==> flow/design.v <==
module vedic_2x2 (
    input  [1:0] a,
    input  [1:0] b,
    output [3:0] product
);
    wire [3:0] partial;
    wire c1, c2;
    assign partial[0] = a[0] & b[0];
    assign partial[1] = a[1] & b[0];
    assign partial[2] = a[0] & b[1];
    assign partial[3] = a[1] & b[1];
    assign product[0] = partial[0];
    assign {c1, product[1]} = partial[1] + partial[2];
    assign {c2, product[2]} = partial[3] + c1;
    assign product[3] = c2;
endmodule
module vedic_mult #(
    parameter WIDTH = 8
)(
    input  [WIDTH-1:0] a,
    input  [WIDTH-1:0] b,
    output [2*WIDTH-1:0] product
);
    generate
        if (WIDTH == 2) begin : base_case
            vedic_2x2 v2x2 (
                .a(a),
                .b(b),
                .product(product)
            );
        end else begin : recursive_case
            localparam HALF_WIDTH = WIDTH / 2;
            wire [WIDTH-1:0] q0, q1, q2, q3;
            wire [2*WIDTH-1:0] aligned_q0, aligned_q1, aligned_q2, aligned_q3;
            wire [2*WIDTH-1:0] temp1, temp2;
            vedic_mult #(HALF_WIDTH) m0 (
                .a(a[HALF_WIDTH-1:0]),
                .b(b[HALF_WIDTH-1:0]),
                .product(q0)
            );
            vedic_mult #(HALF_WIDTH) m1 (
                .a(a[WIDTH-1:HALF_WIDTH]),
                .b(b[HALF_WIDTH-1:0]),
                .product(q1)
            );
            vedic_mult #(HALF_WIDTH) m2 (
                .a(a[HALF_WIDTH-1:0]),
                .b(b[WIDTH-1:HALF_WIDTH]),
                .product(q2)
            );
            vedic_mult #(HALF_WIDTH) m3 (
                .a(a[WIDTH-1:HALF_WIDTH]),
                .b(b[WIDTH-1:HALF_WIDTH]),
                .product(q3)
            );
            assign aligned_q0 = {{WIDTH{1'b0}}, q0};
            assign aligned_q1 = {{HALF_WIDTH{1'b0}}, q1, {HALF_WIDTH{1'b0}}};
            assign aligned_q2 = {{HALF_WIDTH{1'b0}}, q2, {HALF_WIDTH{1'b0}}};
            assign aligned_q3 = {q3, {WIDTH{1'b0}}};
            assign temp1 = aligned_q0 + aligned_q1;
            assign temp2 = temp1 + aligned_q2;
            assign product = temp2 + aligned_q3;
        end
    endgenerate
endmodule
module sigmoid_activation #(
    parameter WIDTH = 16,
    parameter FRAC_BITS = 11
)(
    input  signed [WIDTH-1:0] x,
    output [WIDTH-1:0] y
);
    localparam signed [WIDTH-1:0] NEG_THRESHOLD = -(4 << FRAC_BITS);
    localparam signed [WIDTH-1:0] POS_THRESHOLD = (4 << FRAC_BITS);
    localparam [WIDTH-1:0] ZERO_VAL = {WIDTH{1'b0}};
    localparam [WIDTH-1:0] HALF_VAL = (1 << (WIDTH-1));
    localparam [WIDTH-1:0] ONE_VAL  = {WIDTH{1'b1}};
    reg [WIDTH-1:0] y_reg;
    always @(*) begin
        if ($signed(x) < NEG_THRESHOLD)
            y_reg = ZERO_VAL;
        else if ($signed(x) > POS_THRESHOLD)
            y_reg = ONE_VAL;
        else
            y_reg = HALF_VAL + {{3{x[WIDTH-1]}}, x[WIDTH-1:3]};
    end
    assign y = y_reg;
endmodule
module mac_unit #(
    parameter DATA_WIDTH = 8,
    parameter ACCUM_WIDTH = 32,
    parameter OUTPUT_WIDTH = 16,
    parameter USE_SQRT_CSLA = 1,
    parameter ENABLE_ACTIVATION = 1,
    parameter FRAC_BITS = 11
)(
    input  clk,
    input  rst_n,
    input  enable,
    input  clear_acc,
    input  [DATA_WIDTH-1:0] input_data,
    input  [DATA_WIDTH-1:0] weight,
    output [OUTPUT_WIDTH-1:0] mac_out,
    output [OUTPUT_WIDTH-1:0] activated_out,
    output valid,
    output overflow
);
    localparam MULT_WIDTH = 2 * DATA_WIDTH;
    wire [MULT_WIDTH-1:0] mult_result;
    reg [ACCUM_WIDTH-1:0] accumulator;
    reg [ACCUM_WIDTH-1:0] next_acc;
    wire [ACCUM_WIDTH:0] acc_sum;
    reg overflow_reg;
    reg valid_reg;
    vedic_mult #(
        .WIDTH(DATA_WIDTH)
    ) multiplier (
        .a(input_data),
        .b(weight),
        .product(mult_result)
    );
    assign acc_sum = {1'b0, accumulator} + {{(ACCUM_WIDTH-MULT_WIDTH+1){1'b0}}, mult_result};
    always @(*) begin
        if (enable) begin
            if (clear_acc) begin
                next_acc = {{(ACCUM_WIDTH-MULT_WIDTH){1'b0}}, mult_result};
            end else begin
                next_acc = acc_sum[ACCUM_WIDTH-1:0];
            end
        end else if (clear_acc) begin
            next_acc = {ACCUM_WIDTH{1'b0}};
        end else begin
            next_acc = accumulator;
        end
    end
    always @(posedge clk or negedge rst_n) begin
        if (!rst_n)
            accumulator <= {ACCUM_WIDTH{1'b0}};
        else
            accumulator <= next_acc;
    end
    always @(posedge clk or negedge rst_n) begin
        if (!rst_n)
            overflow_reg <= 1'b0;
        else if (clear_acc)
            overflow_reg <= 1'b0;
        else if (enable && acc_sum[ACCUM_WIDTH])
            overflow_reg <= 1'b1;
    end
    assign overflow = overflow_reg;
    assign mac_out = accumulator[OUTPUT_WIDTH-1:0];
    generate
        if (ENABLE_ACTIVATION) begin : gen_activation
            sigmoid_activation #(
                .WIDTH(OUTPUT_WIDTH),
                .FRAC_BITS(FRAC_BITS)
            ) activation (
                .x(mac_out),
                .y(activated_out)
            );
        end else begin : no_activation
            assign activated_out = mac_out;
        end
    endgenerate
    always @(posedge clk or negedge rst_n) begin
        if (!rst_n)
            valid_reg <= 1'b0;
        else
            valid_reg <= enable;
    end
    assign valid = valid_reg;
endmodule
module mac_array #(
    parameter NUM_CHANNELS = 4,
    parameter DATA_WIDTH = 8,
    parameter ACCUM_WIDTH = 32,
    parameter OUTPUT_WIDTH = 16
)(
    input  clk,
    input  rst_n,
    input  [NUM_CHANNELS-1:0] enable,
    input  [NUM_CHANNELS-1:0] clear_acc,
    input  [DATA_WIDTH*NUM_CHANNELS-1:0] input_data,
    input  [DATA_WIDTH*NUM_CHANNELS-1:0] weight,
    output [OUTPUT_WIDTH*NUM_CHANNELS-1:0] mac_out,
    output [OUTPUT_WIDTH*NUM_CHANNELS-1:0] activated_out,
    output [NUM_CHANNELS-1:0] valid,
    output [NUM_CHANNELS-1:0] overflow
);
    genvar i;
    generate
        for (i = 0; i < NUM_CHANNELS; i = i + 1) begin : mac_channels
            mac_unit #(
                .DATA_WIDTH(DATA_WIDTH),
                .ACCUM_WIDTH(ACCUM_WIDTH),
                .OUTPUT_WIDTH(OUTPUT_WIDTH)
            ) mac_inst (
                .clk(clk),
                .rst_n(rst_n),
                .enable(enable[i]),
                .clear_acc(clear_acc[i]),
                .input_data(input_data[DATA_WIDTH*(i+1)-1:DATA_WIDTH*i]),
                .weight(weight[DATA_WIDTH*(i+1)-1:DATA_WIDTH*i]),
                .mac_out(mac_out[OUTPUT_WIDTH*(i+1)-1:OUTPUT_WIDTH*i]),
                .activated_out(activated_out[OUTPUT_WIDTH*(i+1)-1:OUTPUT_WIDTH*i]),
                .valid(valid[i]),
                .overflow(overflow[i])
            );
        end
    endgenerate
endmodule
**From RTL to reports: mac_array**

What the tools print for mac_array, step after step.
Lines are those of the file above, counted from 1.
Library cell names are shortened.
Not given: n/a

- Top module: mac_array
- Clock input: clk
- Standard-cell library: sky130hd
- Library corner: tt_025C_1v80

**Word level**

Source: Yosys, flattened and elaborated, memories not mapped. Widths are those after wreduce. Registers that Yosys merges into a memory's read port (data or address) are not register bits. Print and check cells do not count. Equal cells are merged and count once.

- $add $sub $neg: 196
- Order comparisons: 8
- Multiplexer cells: 28
- Bitwise gates (word level): 256
- Reduce/logical cells: 12

Operators with widths:

| operator | count |
|---|---|
| 32-bit 2-to-1 mux | 12 |
| 1-bit by 1-bit adder with 2-bit output | 128 |
| 1-bit AND | 256 |
| 32-bit by 16-bit adder with 33-bit output | 4 |
| 8-bit by 6-bit adder with 8-bit output | 16 |
| 8-bit adder | 16 |
| 16-bit 2-to-1 mux | 8 |
| 4-bit by 6-bit adder with 7-bit output | 16 |
| 14-bit by 16-bit adder with 16-bit output | 4 |
| 16-bit by 14-bit less-than comparator with 1-bit output (second input constant) | 4 |
| 16-bit by 15-bit > comparator with 1-bit output (second input constant) | 4 |
| 16-bit adder (first input constant) | 4 |
| 13-bit by 12-bit adder with 14-bit output | 4 |
| 8-bit by 12-bit adder with 13-bit output | 4 |
| 2-bit nonzero test | 8 |
| 1-bit 2-to-1 mux | 8 |
| 1-bit logical AND | 4 |

- Bits in registers: 136
- Output and inout bits: 136
- Cells after elaboration: 512

**Logic depth**

Longest topological path by Yosys (ltp), each cell counted once; first at word level (registers and memories cut), then after technology mapping (sequential cells cut; the memories' decode and read muxes count).

- Depth in word-level cells: 13
- ABC_AREA: 0
- Depth in mapped cells: 31

**Synthesis result**

Source: synth_stat.txt of the flow (Yosys; design flattened, memories mapped). It holds for the ABC_AREA given above (unset counts as 0); a run with the other value may have another netlist.
Totals and module areas in this step are rounded.

Cell types:

| cell | count | area in all (um^2) |
|---|---|---|
| ha_1 | 364 | 4.55E+03 |
| dfrtp_1 | 136 | 3.4E+03 |
| fa_1 | 104 | 2.08E+03 |
| and2_1 | 260 | 1,626.56 |
| inv_1 | 266 | 998.458 |
| xor2_1 | 101 | 884.598 |
| nand2_1 | 217 | 814.531 |
| xnor2_1 | 93 | 814.531 |
| a21oi_1 | 149 | 745.715 |
| buf_4 | 80 | 600.576 |
| a21o_1 | 75 | 563.04 |
| o21ai_0 | 94 | 470.451 |
| nor2_1 | 111 | 416.65 |
| mux2i_1 | 37 | 370.355 |
| nor2b_1 | 35 | 218.96 |
| o21a_1 | 28 | 210.202 |
| nand3_1 | 38 | 190.182 |
| and3_1 | 24 | 150.144 |

Not listed: further types 49, cells in them 314.

- Cell count: 2,526
- Chip area (Yosys): 21,300 um^2
- Flip-flop cells: 136
- Buffers: 123

By module: a second synthesis without flattening, with its own total; a netlist apart from the flattened one above.

- Cell total of the unflattened synthesis: 2,320
- Area total of the unflattened synthesis: 20,200 um^2

Rows give one instance, submodules left out.

By module:

| module | instances | cells | area (um^2) | sequential area (um^2) |
|---|---|---|---|---|
| mac_unit | 4 | 284 | 2,500 | 851 |
| vedic_mult #(WIDTH=4) | 16 | 27 | 249 | 0.0 |
| vedic_2x2 | 64 | 6 | 50.0 | 0.0 |
| vedic_mult #(WIDTH=8) | 4 | 66 | 564 | 0.0 |
| sigmoid_activation | 4 | 26 | 180 | 0.0 |
| vedic_mult #(WIDTH=2) | 64 | 0 | 0.0 | 0.0 |
| mac_array | 1 | 0 | 0.0 | 0.0 |

**Timing after synthesis**

OpenSTA on the mapped netlist: ideal clock, no wires. The path of least setup slack (recovery checks aside). Input and output delay are each 20% of the period. Register names are those of the netlist, which keeps one name where synthesis merged equal registers.

- Path kind: input-to-reg
- From: in input_data[17]
- To: reg mac_channels[2].mac_inst.accumulator[28]
- Clock period: 8.5 ns
- External input delay: 1.700 ns
- Library setup time: 0.078 ns
- Arrival: 8.242 ns
- Data required time: 8.422 ns
- Path slack: 0.180 ns
- Path delay: 6.620 ns
- Stages on the path: 27
- Buffers on the path: 1
- Synthesis period reached: 8.32 ns

"path delay" is the arrival time less input delay plus setup time.
"stages on the path": output pins that drive a net of the path, with the launching flip-flop's if there is one; two outputs of one cell count as two.
"synthesis period reached" is the clock period less the worst setup slack; recovery checks do not enter. This is arithmetic on one report: input and output delays are still those of the set period (20% each).
Between the ends stands the longest chain of elaborated cells between them, by number of cells; it is not shown to be the way that was timed. Of several equally long chains one is given.
A line is the first line of the expression or statement that the cell stems from. Yosys adds cells for indexed reads and writes and turns some case tables into memories.

- Cell sequence: and2_1 -> ha_1 -> ha_1 -> ha_1 -> fa_1 -> xor2_1 -> fa_1 -> fa_1 -> a21o_1 -> a21oi_1 -> xor2_1 -> fa_1 -> inv_1 -> ha_1 -> nand3_1 -> nor2_1 -> a2111oi_0 -> o21ai_0 -> xor2_1 -> ha_1 -> clkbuf_1 -> nand2_1 -> nor4_1 -> o21a_1 -> nor3_1 -> or4_1 -> a21oi_1
- Length of the longest elaborated chain: 12
- Elaborated cells on any way between the ends: 28
- RTL lines with such cells: 10
- Classes of those cells: 18 x add/sub; 2 x mux; 8 x logic

Ends and longest elaborated chain, after synthesis:

| item | RTL line | RTL |
|---|---|---|
| start, declared | 183 | `input  [DATA_WIDTH*NUM_CHANNELS-1:0] input_data,` |
| 1-bit AND | 9 | `assign partial[1] = a[1] & b[0];` |
| 1-bit by 1-bit adder with 2-bit output | 13 |  |
| 1-bit by 1-bit adder with 2-bit output | 14 |  |
| 4-bit by 6-bit adder with 7-bit output | 60 | `assign temp1 = aligned_q0 + aligned_q1;` |
| 8-bit by 6-bit adder with 8-bit output | 61 | `assign temp2 = temp1 + aligned_q2;` |
| 8-bit adder | 62 |  |
| 8-bit by 12-bit adder with 13-bit output | 60 |  |
| 13-bit by 12-bit adder with 14-bit output | 61 |  |
| 14-bit by 16-bit adder with 16-bit output | 62 |  |
| 32-bit by 16-bit adder with 33-bit output | 122 | `assign acc_sum = {1'b0, accumulator} + {{(ACCUM_WIDTH-MULT_WIDTH+1){1'b0}}, mult_result};` |
| 32-bit 2-to-1 mux | 125 | `if (clear_acc) begin` |
| 32-bit 2-to-1 mux | 124 | `if (enable) begin` |
| end, assigned | 138 | `accumulator <= {ACCUM_WIDTH{1'b0}};` |
| end, assigned | 140 | `accumulator <= next_acc;` |
| end, declared | 110 | `reg [ACCUM_WIDTH-1:0] accumulator;` |

**Path in the finished layout**

From the final timing report of run 2: the path of least setup slack in the routed layout; clock arrival at registers is part of the times.

- Path kind: input-to-reg
- From: in input_data[25]
- To: reg mac_channels[3].mac_inst.accumulator[14]
- Clock period: 8.31 ns
- External input delay: 1.66 ns
- Library setup time: 0.11 ns
- Arrival: 7.81 ns
- Data required time: 8.63 ns
- Path slack: 0.82 ns
- Stages on the path: 31
- Buffers on the path: 6

Between the ends stands the longest chain of elaborated cells between them, by number of cells; it is not shown to be the way that was timed. Of several equally long chains one is given.

- Cell sequence: buf_8 -> and2_4 -> ha_4 -> ha_4 -> ha_4 -> fa_2 -> xor2_1 -> fa_2 -> buf_6 -> fa_2 -> a21o_1 -> a21oi_2 -> xor2_2 -> fa_1 -> inv_2 -> ha_4 -> a21oi_4 -> nor2b_2 -> buf_4 -> nor4_4 -> o21bai_1 -> xor2_1 -> ha_1 -> buf_6 -> buf_6 -> a21o_1 -> a211o_1 -> buf_4 -> nor2_4 -> nor4_1 -> a211o_1
- Length of the longest elaborated chain: 12
- Elaborated cells on any way between the ends: 28
- RTL lines with such cells: 10
- Classes of those cells: 18 x add/sub; 2 x mux; 8 x logic

Ends and longest elaborated chain, post-layout:

| item | RTL line | RTL |
|---|---|---|
| start, declared | 183 | `input  [DATA_WIDTH*NUM_CHANNELS-1:0] input_data,` |
| 1-bit AND | 9 | `assign partial[1] = a[1] & b[0];` |
| 1-bit by 1-bit adder with 2-bit output | 13 |  |
| 1-bit by 1-bit adder with 2-bit output | 14 |  |
| 4-bit by 6-bit adder with 7-bit output | 60 | `assign temp1 = aligned_q0 + aligned_q1;` |
| 8-bit by 6-bit adder with 8-bit output | 61 | `assign temp2 = temp1 + aligned_q2;` |
| 8-bit adder | 62 |  |
| 8-bit by 12-bit adder with 13-bit output | 60 |  |
| 13-bit by 12-bit adder with 14-bit output | 61 |  |
| 14-bit by 16-bit adder with 16-bit output | 62 |  |
| 32-bit by 16-bit adder with 33-bit output | 122 | `assign acc_sum = {1'b0, accumulator} + {{(ACCUM_WIDTH-MULT_WIDTH+1){1'b0}}, mult_result};` |
| 32-bit 2-to-1 mux | 125 | `if (clear_acc) begin` |
| 32-bit 2-to-1 mux | 124 | `if (enable) begin` |
| end, assigned | 138 | `accumulator <= {ACCUM_WIDTH{1'b0}};` |
| end, assigned | 140 | `accumulator <= next_acc;` |
| end, declared | 110 | `reg [ACCUM_WIDTH-1:0] accumulator;` |

==> runs of mac_array <==
Measured results for mac_array: 5 stored runs of the Yosys and OpenROAD flow on sky130hd. The settings differ; the order carries no meaning. The constraints put input and output delay at 20% of the set period each and load the outputs with 0.01 pF.
"period reached" = clock period - worst setup slack. The figure is calculated, with input and output delays left at 20% of the set period.
By "critical setup path time" is meant the share of the clock period that the worst setup path is allowed (20% is reserved at inputs, 20% at outputs), minus its slack. Clock arrival times at its registers enter into it.
"total power of the final layout" is the tool's figure for a default switching activity; nothing was simulated.
Measured values are rounded.

### Run 1

Settings: `ABC_AREA=0`, `CELL_PAD_IN_SITES_DETAIL_PLACEMENT=1`, `CORE_ASPECT_RATIO=1.61`, `CORE_UTILIZATION=72`, `CTS_CLUSTER_SIZE=59`, `GPL_ROUTABILITY_DRIVEN=1`, `GPL_TIMING_DRIVEN=1`, `HOLD_SLACK_MARGIN=0.11`, `MAX_ROUTING_LAYER=met4`, `PLACE_DENSITY_LB_ADDON=0.0`, `SETUP_SLACK_MARGIN=0.53`, `period_ns=13.5`, `CAP_MARGIN=20`, `CORE_MARGIN=2`, `SLEW_MARGIN=20`

No final report: placement broke off with DPL-0033.

### Run 2

Settings: `SETUP_SLACK_MARGIN=2.12`, `period_ns=8.31`, `CAP_MARGIN=20`, `CORE_MARGIN=2`, `CORE_UTILIZATION=40`, `SLEW_MARGIN=20`

- Period reached: 7.493 ns
- Setup slack of the critical path: 0.817 ns
- Final setup TNS: 0.000 ns
- Full die area: 55,200 um^2
- Final utilization: 56.6 %
- Synthesis area: 21,300 um^2
- Smallest hold slack: 0.492 ns
- Total power of the final layout: 0.0125 W
- Standard-cell area after routing: 29,800 um^2
- Critical setup path time: 5.83 ns
- Critical path type: input-to-reg

### Run 3

Settings: `CAP_MARGIN=25`, `CELL_PAD_IN_SITES_DETAIL_PLACEMENT=1`, `CORE_ASPECT_RATIO=1.03`, `CORE_MARGIN=8`, `CORE_UTILIZATION=50`, `CTS_CLUSTER_DIAMETER=83`, `CTS_CLUSTER_SIZE=47`, `GPL_ROUTABILITY_DRIVEN=0`, `GPL_TIMING_DRIVEN=0`, `HOLD_SLACK_MARGIN=0.22`, `MIN_ROUTING_LAYER=met2`, `PLACE_DENSITY_LB_ADDON=0.02`, `SETUP_SLACK_MARGIN=0.36`, `TNS_END_PERCENT=90`, `period_ns=8.5`, `SLEW_MARGIN=20`

- Period reached: 8.122 ns
- Setup slack of the critical path: 0.378 ns
- Final setup TNS: 0.000 ns
- Full die area: 49,500 um^2
- Final utilization: 62.0 %
- Synthesis area: 21,300 um^2
- Smallest hold slack: 0.514 ns
- Total power of the final layout: 0.00971 W
- Standard-cell area after routing: 26,000 um^2
- Critical setup path time: 6.42 ns
- Critical path type: input-to-reg

### Run 4

Settings: `GPL_TIMING_DRIVEN=0`, `TNS_END_PERCENT=65`, `period_ns=8.5`, `CAP_MARGIN=20`, `CORE_MARGIN=2`, `CORE_UTILIZATION=40`, `SLEW_MARGIN=20`

- Period reached: 8.294 ns
- Setup slack of the critical path: 0.206 ns
- Final setup TNS: 0.000 ns
- Full die area: 55,200 um^2
- Final utilization: 48.2 %
- Synthesis area: 21,300 um^2
- Smallest hold slack: 0.520 ns
- Total power of the final layout: 0.0083 W
- Standard-cell area after routing: 25,400 um^2
- Critical setup path time: 6.59 ns
- Critical path type: input-to-reg

### Run 5

Settings: `ABC_AREA=0`, `CAP_MARGIN=15`, `CELL_PAD_IN_SITES_DETAIL_PLACEMENT=2`, `CORE_ASPECT_RATIO=0.85`, `CORE_UTILIZATION=67`, `MAX_ROUTING_LAYER=met5`, `PLACE_DENSITY=0.81`, `SLEW_MARGIN=25`, `period_ns=6.94`, `CORE_MARGIN=2`

No final report: placement broke off with a tool error.
